==> flow/design.v <==
`timescale 1ns / 1ps
module gauss1d #(
    parameter DATA_WIDTH = 14
)(
    input wire clk,
    input wire rst_n,
    input wire in_window_valid,
    input wire [DATA_WIDTH*5-1:0] in_window_value,
    output reg [4+DATA_WIDTH-1:0] out_event_value,
    output reg out_event_valid
    );
always @(posedge clk or negedge rst_n) begin
    if(~rst_n) begin
        out_event_value <= 0;
        out_event_valid <= 0;
    end
    else begin
        if(in_window_valid == 1) begin
            out_event_value <= in_window_value[DATA_WIDTH*0+DATA_WIDTH-1:DATA_WIDTH*0] + 4*in_window_value[DATA_WIDTH*1+DATA_WIDTH-1:DATA_WIDTH*1] + 6*in_window_value[DATA_WIDTH*2+DATA_WIDTH-1:DATA_WIDTH*2] + 4*in_window_value[DATA_WIDTH*3+DATA_WIDTH-1:DATA_WIDTH*3] + in_window_value[DATA_WIDTH*4+DATA_WIDTH-1:DATA_WIDTH*4];
            out_event_valid <= 1;
        end
        else begin
            out_event_value <= 0;
            out_event_valid <= 0;
        end
    end
end
endmodule
`timescale 1ns / 1ps
module gauss5 #(
    parameter DATA_WIDTH = 14
)(
    input wire clk,
    input wire rst_n,
    input wire [DATA_WIDTH*5*5-1:0] in_window_value,
    input wire in_window_valid,
    input wire [15:0] in_window_addr,
    input wire ready_for_new_event,      
    output reg [8+DATA_WIDTH-1:0] out_event_value,
    output reg out_event_valid,
    output reg [15:0] out_event_addr,
    output wire window_req               
    );
assign window_req = ready_for_new_event;
wire out_event_valid_0;
wire [DATA_WIDTH+4-1:0] out_event_value_0;
gauss1d #(
    .DATA_WIDTH(DATA_WIDTH)
) gauss1d_inst_0 (
    .clk(clk),
    .rst_n(rst_n),
    .in_window_valid(in_window_valid),
    .in_window_value(in_window_value[DATA_WIDTH*5*1-1:DATA_WIDTH*5*0]),
    .out_event_value(out_event_value_0),
    .out_event_valid(out_event_valid_0)
    );
wire out_event_valid_1;
wire [DATA_WIDTH+4-1:0] out_event_value_1;
gauss1d #(
    .DATA_WIDTH(DATA_WIDTH)
) gauss1d_inst_1 (
    .clk(clk),
    .rst_n(rst_n),
    .in_window_valid(in_window_valid),
    .in_window_value(in_window_value[DATA_WIDTH*5*2-1:DATA_WIDTH*5*1]),
    .out_event_value(out_event_value_1),
    .out_event_valid(out_event_valid_1)
    );
wire out_event_valid_2;
wire [DATA_WIDTH+4-1:0] out_event_value_2;
gauss1d #(
    .DATA_WIDTH(DATA_WIDTH)
) gauss1d_inst_2 (
    .clk(clk),
    .rst_n(rst_n),
    .in_window_valid(in_window_valid),
    .in_window_value(in_window_value[DATA_WIDTH*5*3-1:DATA_WIDTH*5*2]),
    .out_event_value(out_event_value_2),
    .out_event_valid(out_event_valid_2)
    );
wire out_event_valid_3;
wire [DATA_WIDTH+4-1:0] out_event_value_3;
gauss1d #(
    .DATA_WIDTH(DATA_WIDTH)
) gauss1d_inst_3 (
    .clk(clk),
    .rst_n(rst_n),
    .in_window_valid(in_window_valid),
    .in_window_value(in_window_value[DATA_WIDTH*5*4-1:DATA_WIDTH*5*3]),
    .out_event_value(out_event_value_3),
    .out_event_valid(out_event_valid_3)
    );
wire out_event_valid_4;
wire [DATA_WIDTH+4-1:0] out_event_value_4;
gauss1d #(
    .DATA_WIDTH(DATA_WIDTH)
) gauss1d_inst_4 (
    .clk(clk),
    .rst_n(rst_n),
    .in_window_valid(in_window_valid),
    .in_window_value(in_window_value[DATA_WIDTH*5*5-1:DATA_WIDTH*5*4]),
    .out_event_value(out_event_value_4),
    .out_event_valid(out_event_valid_4)
    );
always @(posedge clk or negedge rst_n) begin
    if(~rst_n) begin
        out_event_value <= 0;
        out_event_valid <= 0;
        out_event_addr <= 0;
    end
    else begin
        if(out_event_valid_0 == 1 && out_event_valid_1 == 1 && out_event_valid_2 == 1 && out_event_valid_3 == 1 && out_event_valid_4 == 1) begin
            out_event_value <= out_event_value_0 + 4*out_event_value_1 + 6*out_event_value_2 + 4*out_event_value_3 + out_event_value_4;
            out_event_valid <= 1;
            out_event_addr <= in_window_addr;
        end
        else begin
            out_event_value <= 0;
            out_event_valid <= 0;
            out_event_addr <= 0;
        end
    end
end
endmodule
`timescale 1ns / 1ps
module harrisres #(
    parameter DATA_WIDTH = 23
)(
    input wire clk,
    input wire rst_n,
    input wire [DATA_WIDTH-2:0] in_event_value_xx,
    input wire [DATA_WIDTH-1:0] in_event_value_xy,
    input wire [DATA_WIDTH-2:0] in_event_value_yy,
    input wire in_event_valid_xx,
    input wire in_event_valid_xy,
    input wire in_event_valid_yy,
    input wire [15:0] in_event_addr_xx,
    input wire [15:0] in_event_addr_xy,
    input wire [15:0] in_event_addr_yy,
    input wire ready_for_new_event,      
    output reg [DATA_WIDTH+22:0] out_event_value,
    output reg out_event_valid,
    output reg [15:0] out_event_addr,
    output wire event_req                
    );
assign event_req = ready_for_new_event;
always @(posedge clk or negedge rst_n) begin
    if(~rst_n) begin
        out_event_value <= 0;
        out_event_valid <= 0;
        out_event_addr <= 0;
    end
    else begin
        if(in_event_valid_xx == 1 && in_event_valid_xy == 1 && in_event_valid_yy == 1 && in_event_addr_xx == in_event_addr_xy && in_event_addr_xx == in_event_addr_yy) begin
            out_event_value <= 25 * in_event_value_xx * in_event_value_yy - 25 * in_event_value_xy * in_event_value_xy - (in_event_value_xx + in_event_value_yy) * (in_event_value_xx + in_event_value_yy);
            out_event_valid <= 1;
            out_event_addr <= in_event_addr_xx;
        end
        else begin
            out_event_value <= 0;
            out_event_valid <= 0;
            out_event_addr <= 0;
        end
    end
end
endmodule
`timescale 1ns / 1ps
module harris_response (
    input  wire         clk,
    input  wire         rst_n,
    input  wire [349:0] in_window_value_xx,
    input  wire [374:0] in_window_value_xy,
    input  wire [349:0] in_window_value_yy,
    input  wire         in_window_valid,
    input  wire [15:0]  in_window_addr,
    input  wire         ready_for_new_event,
    output wire [45:0]  out_event_value,
    output wire         out_event_valid,
    output wire [15:0]  out_event_addr,
    output wire         window_req
    );
wire [15:0] addr_xx, addr_xy, addr_yy;
wire [21:0] value_xx, value_yy;
wire [22:0] value_xy;
wire valid_xx, valid_xy, valid_yy;
wire req_xx, req_xy, req_yy;
wire event_req;
assign window_req = req_xx & req_xy & req_yy;
gauss5 #(.DATA_WIDTH(14)) gauss5_inst_xx (
    .clk(clk), .rst_n(rst_n),
    .in_window_value(in_window_value_xx), .in_window_valid(in_window_valid),
    .in_window_addr(in_window_addr), .ready_for_new_event(event_req),
    .out_event_valid(valid_xx), .out_event_addr(addr_xx),
    .out_event_value(value_xx), .window_req(req_xx));
gauss5 #(.DATA_WIDTH(15)) gauss5_inst_xy (
    .clk(clk), .rst_n(rst_n),
    .in_window_value(in_window_value_xy), .in_window_valid(in_window_valid),
    .in_window_addr(in_window_addr), .ready_for_new_event(event_req),
    .out_event_valid(valid_xy), .out_event_addr(addr_xy),
    .out_event_value(value_xy), .window_req(req_xy));
gauss5 #(.DATA_WIDTH(14)) gauss5_inst_yy (
    .clk(clk), .rst_n(rst_n),
    .in_window_value(in_window_value_yy), .in_window_valid(in_window_valid),
    .in_window_addr(in_window_addr), .ready_for_new_event(event_req),
    .out_event_valid(valid_yy), .out_event_addr(addr_yy),
    .out_event_value(value_yy), .window_req(req_yy));
harrisres #(.DATA_WIDTH(23)) harrisres_inst (
    .clk(clk), .rst_n(rst_n),
    .in_event_value_xx(value_xx), .in_event_value_yy(value_yy),
    .in_event_value_xy(value_xy),
    .in_event_valid_xx(valid_xx), .in_event_valid_yy(valid_yy),
    .in_event_valid_xy(valid_xy),
    .in_event_addr_xx(addr_xx), .in_event_addr_yy(addr_yy),
    .in_event_addr_xy(addr_xy),
    .ready_for_new_event(ready_for_new_event),
    .out_event_valid(out_event_valid), .out_event_addr(out_event_addr),
    .out_event_value(out_event_value), .event_req(event_req));
endmodule
# Step by step through the tools: harris_response
# The steps from the RTL of harris_response to its reports follow in flow order.
# Line numbers count from 1 in the design file above.
# Operators carry their Yosys type and port widths (W data, S select, Z words).
# Library cell names are shortened.
# Not given: -
# setup
top_module,harris_response
clock,clk
cell_library,sky130hd
pvt_corner,tt_025C_1v80

# Word-level counts
# Source: Yosys, flattened and elaborated, memories not mapped. Widths are those after wreduce; folded enables and synchronous resets count as part of the registers. Registers that Yosys merges into a memory's read port (data or address) are not register bits. Print and check cells do not count. Equal cells are merged and count once.
# classes
n_addsub,75
n_mul,23
div,0
n_cmp,0
n_eq,0
shifts,0
muxes,24
bitwise,0
n_reduce_logical,0
# ops
operator,count
$mul A46 B46 Y46,1
$mul A46 B23 Y46,1
$mul A46 B22 Y46,1
$mul A2 B14 Y16 const A,10
$add A17 B17 Y18,10
$add A18 B14 Y18,10
$add A18 B16 Y18,10
$mux W18,10
$add A14 B16 Y17,10
$mul A2 B15 Y17 const A,5
$mul A5 B23 Y28 const A,1
$mul A5 B22 Y27 const A,1
$add A18 B18 Y19,5
$add A19 B15 Y19,5
$add A19 B17 Y19,5
$mux W19,5
$sub A46 B46 Y46,2
$add A15 B17 Y18,5
$mul A2 B18 Y20 const A,2
$mux W46,1
$add A22 B18 Y22,2
$add A22 B20 Y22,2
$add A22 B22 Y22,2
$mux W22,2
$add A18 B20 Y21,2
$mul A2 B19 Y21 const A,1
$mux W16,2
$add A22 B22 Y23,1
# Not listed: further kinds 6, cells in them 8.
# bits
reg_bits,423
latchBits,0
ramBits,0
rom_bits,0
clocked_rd_ports_x_width,0
n_memories,0
inputBits,1095
out_inout_bits,64
elab_cells,146

# Longest topological paths
# Longest topological path by Yosys (ltp), each cell counted once; first at word level (registers and memories cut), then after technology mapping (sequential cells cut; the memories' decode and read muxes count).
# logic_depth
ltp_word,5
abc_area,0
ltp_mapped,46
ltp_nobuf,45

# Synthesis result
# Yosys stat after the flow's synthesis: flattened, memories mapped to cells. It holds for the ABC_AREA given above (unset counts as 0); a run with the other value may have another netlist.
# by_type
cell,count,type_area_um2
fa_1,2413,4.83E+04
ha_1,1311,1.64E+04
inv_1,3224,1.21E+04
dfrtp_1,423,1.06E+04
and2_1,732,4.58E+03
xnor2_1,454,3.98E+03
nand2_1,1014,3806.15
a21oi_1,497,2.49E+03
o21bai_1,255,1.91E+03
nor2_1,378,1.42E+03
a21o_1,174,1.31E+03
clkbuf_1,304,1.14E+03
xor2_1,115,1.01E+03
o21ai_0,138,690.662
nand3_1,71,355.341
nor3_1,70,350.336
nor2b_1,53,331.568
a2111o_1,29,326.563
# Other cell types: 56; their cells: 509.
# synth_totals
stdcells,12164
yosys_area_um2,114956.5
sequential_area_um2,10585.2
ffs,423
n_buf,310
# The figures by module come from a second, unflattened synthesis with its own total; it is not the netlist above.
# unflattened
cells_unflattened,13234
hier_area_um2,121728.0
# Rows give one instance, submodules left out.
# by_module
module,instances,n_cells,area_um2,seq_area_um2
harrisres (DATA_WIDTH=23),1,6770,62023.2,1576.5
gauss1d (DATA_WIDTH=14),10,331,3014.1,475.5
gauss1d (DATA_WIDTH=15),5,354,3263.1,500.5
gauss5 (DATA_WIDTH=14),2,441,4254.1,975.9
gauss5 (DATA_WIDTH=15),1,501,4733.3,1001.0
harris_response,1,1,6.3,0.0

# Timing after synthesis
# Path of least setup slack by OpenSTA after synthesis, without wires, with an ideal clock, recovery checks aside; 20% of the period is set as input and as output delay. Where synthesis merged equal registers, the netlist keeps one of their names.
# synth_path
path_kind,register to register
start,register gauss5_inst_xy.out_event_value[1]
end,register harrisres_inst.out_event_value[45]
tclk_ps,13000
setup_ps,119
t_first_pin_ps,0
t_arrival_ps,11711
required_time_ps,12881
setup_slack_ps,1170
delay_ps,11830
path_stages,44
path_buffers,3
period_less_setup_slack_ps,11830
# "delay_ps" = arrival - input delay + setup time.
# "path_stages" counts driving pins, that of a launching flip-flop among them; a cell with two outputs on the path counts twice.
# "period_less_setup_slack_ps" = period - worst setup slack (recovery checks aside). The figure is calculated, with input and output delays left at 20% of the set period.
# Between the ends stands the longest chain of elaborated cells between them, by number of cells; it is not shown to be the way that was timed. Of several equally long chains one is given.
# Each line given opens the expression or statement behind the cell; cells for indexed reads and writes are added by Yosys, which also makes memories of some case tables.
# At most two assigning lines are given for a register; there are more.
# synth_between
cell_sequence,dfrtp_1 clkbuf_1 clkinv_1 clkbuf_1 ha_1 ha_1 ha_1 fa_1 a21o_1 a31oi_1 o31ai_1 a21oi_1 a21oi_1 a21o_1 a21oi_1 xnor2_1 clkbuf_1 and2_1 [... 8 more ...] fa_1 inv_1 fa_1 fa_1 fa_1 fa_1 fa_1 ha_1 nand4_1 or2_2 o311a_1 a211oi_1 o211ai_1 nand2_1 a211oi_1 xnor3_1 xnor3_1 and2_1
elab_chain_len,5
cells_between,5
lines_between,2
classes_between,add/sub: 2; mul: 2; mux: 1
# synth_rtl
item,line,source
from (decl),39,"output reg [8+DATA_WIDTH-1:0] out_event_value,"
from (assign),107,out_event_value <= 0;
from (assign),113,out_event_value <= out_event_value_0 + 4*out_event_value_1 + 6*out_event_value_2 + 4*out_event_value_3 + out_e ...
$mul A5 B23 Y28,155,out_event_value <= 25 * in_event_value_xx * in_event_value_yy - 25 * in_event_value_xy * in_event_value_xy - ( ...
$mul A46 B23 Y46,155,
$sub A46 B46 Y46 (2 in a row),155,
$mux W46,154,if(in_event_valid_xx == 1 && in_event_valid_xy == 1 && in_event_valid_yy == 1 && in_event_addr_xx == in_event_ ...
to (assign),149,out_event_value <= 0;
to (assign),155,
to (decl),141,"output reg [DATA_WIDTH+22:0] out_event_value,"

# Worst path after layout
# From the final timing report of run 1: the path of least setup slack in the routed layout; clock arrival at registers is part of the times.
# The path's times are printed in steps of 10 ps; the period is the one set.
# layout_path
path_kind,register to register
start,register gauss5_inst_xy.out_event_value[3]
end,register harrisres_inst.out_event_value[41]
tclk_ps,13000
setup_ps,150
t_first_pin_ps,740
t_arrival_ps,12370
required_time_ps,13590
setup_slack_ps,1220
path_stages,46
path_buffers,8
# Between the ends stands the longest chain of elaborated cells between them, by number of cells; it is not shown to be the way that was timed. Of several equally long chains one is given.
# At most two assigning lines are given for a register; there are more.
# layout_between
cell_sequence,dfrtp_2 ha_4 ha_4 inv_2 fa_1 inv_2 ha_4 a2111o_1 buf_6 a21oi_4 buf_6 o21bai_1 a21oi_1 xnor2_1 bufbuf_16 buf_4 buf_6 nand2_1 [... 10 more ...] fa_2 fa_1 fa_1 fa_1 ha_4 nand3_4 or2_4 o311a_4 a211oi_2 buf_4 o211ai_1 buf_4 a21boi_4 o21bai_1 a21boi_2 buf_4 o21a_1 nor3_1
elab_chain_len,5
cells_between,5
lines_between,2
classes_between,add/sub: 2; mul: 2; mux: 1
# layout_rtl
item,line,source
from (decl),39,"output reg [8+DATA_WIDTH-1:0] out_event_value,"
from (assign),107,out_event_value <= 0;
from (assign),113,out_event_value <= out_event_value_0 + 4*out_event_value_1 + 6*out_event_value_2 + 4*out_event_value_3 + out_e ...
$mul A5 B23 Y28,155,out_event_value <= 25 * in_event_value_xx * in_event_value_yy - 25 * in_event_value_xy * in_event_value_xy - ( ...
$mul A46 B23 Y46,155,
$sub A46 B46 Y46 (2 in a row),155,
$mux W46,154,if(in_event_valid_xx == 1 && in_event_valid_xy == 1 && in_event_valid_yy == 1 && in_event_addr_xx == in_event_ ...
to (assign),149,out_event_value <= 0;
to (assign),155,
to (decl),141,"output reg [DATA_WIDTH+22:0] out_event_value,"

Data sheet: physical implementation of harris_response

Measured data: module harris_response, platform sky130hd, 2 stored runs of the flow under differing settings, order arbitrary. Input and output delays are each 20% of the period that was set; the output load is 0.01 pF.
"period_reached_ps": clock period set for the run, less the worst setup slack. It is reckoned from that one timing run; input and output delays stay at 20% of the period that was set.
"worst_path_time_ps" is the time allowed to the run's worst setup path (the clock period less input and output delay, where it has them) less its slack. Clock arrival times count: a late capture clock shortens it, a late launch clock lengthens it.
"worst_path_time_ps" is given in steps of 10 ps.

Run 1, flow files:
==> flow/run.sh <==
#!/bin/bash
# the make line also repeats the synthesis and layout settings of config.mk as NAME=value (left out here)
make -C /OpenROAD-flow-scripts/flow DESIGN_CONFIG=/design/flow/config.mk WORK_HOME=/design/flow/orfs CLKGATE_MAP_FILE= finish
==> flow/config.mk <==
export PLATFORM = sky130hd
export DESIGN_NAME = harris_response
export DESIGN_NICKNAME = harris_response
export VERILOG_FILES = /design/flow/design.v
export SDC_FILE = /design/flow/constraint.sdc
export NUM_CORES = 4
export LEC_CHECK = 0
export CAP_MARGIN = 0
export CORE_ASPECT_RATIO = 1.12
export CORE_MARGIN = 2
export CORE_UTILIZATION = 40
export CTS_CLUSTER_DIAMETER = 32
export MAX_ROUTING_LAYER = met4
export SETUP_SLACK_MARGIN = 2.73
export SLEW_MARGIN = 20
==> flow/constraint.sdc <==
create_clock -name core_clock -period 13.0 [get_ports {clk}]
set_input_delay 2.6000 -clock core_clock [delete_from_list [all_inputs] [get_ports {clk}]]
set_output_delay 2.6000 -clock core_clock [all_outputs]
set_load 0.01 [all_outputs]

==> results of run 1, as CSV <==
result,value
final_hold_ws_ps,451
worst_path_time_ps,11780
worstPathKind,"register to register"
timing.setup.tns_ps,0
ys_area_um2,114956.5
final_util_pct,48.8
period_reached_ps,11782
timing.setup.ws_ps,1218
die_footprint_um2,291703.0
final_cell_area_um2,139563.0

Run 2, flow files:
==> flow/run.sh <==
#!/bin/bash
# the make line also repeats the synthesis and layout settings of config.mk as NAME=value (left out here)
make -C /OpenROAD-flow-scripts/flow DESIGN_CONFIG=/design/flow/config.mk WORK_HOME=/design/flow/orfs CLKGATE_MAP_FILE= finish
==> flow/config.mk <==
export PLATFORM = sky130hd
export DESIGN_NAME = harris_response
export DESIGN_NICKNAME = harris_response
export VERILOG_FILES = /design/flow/design.v
export SDC_FILE = /design/flow/constraint.sdc
export NUM_CORES = 4
export LEC_CHECK = 0
export ABC_AREA = 0
export CAP_MARGIN = 25
export CORE_MARGIN = 2
export CORE_UTILIZATION = 40
export CTS_CLUSTER_SIZE = 34
export GPL_ROUTABILITY_DRIVEN = 1
export GPL_TIMING_DRIVEN = 0
export MIN_ROUTING_LAYER = met2
export PLACE_DENSITY_LB_ADDON = 0.13
export SLEW_MARGIN = 20
==> flow/constraint.sdc <==
create_clock -name core_clock -period 16.3 [get_ports {clk}]
set_input_delay 3.2600 -clock core_clock [delete_from_list [all_inputs] [get_ports {clk}]]
set_output_delay 3.2600 -clock core_clock [all_outputs]
set_load 0.01 [all_outputs]

==> results of run 2, as CSV <==
result,value
timing.setup.ws_ps,304
final_cell_area_um2,135225.0
final_hold_ws_ps,457
final_util_pct,47.4
timing.setup.tns_ps,0
period_reached_ps,15996
ys_area_um2,114956.5
die_footprint_um2,291697.0
worst_path_time_ps,16000
worstPathKind,"register to register"
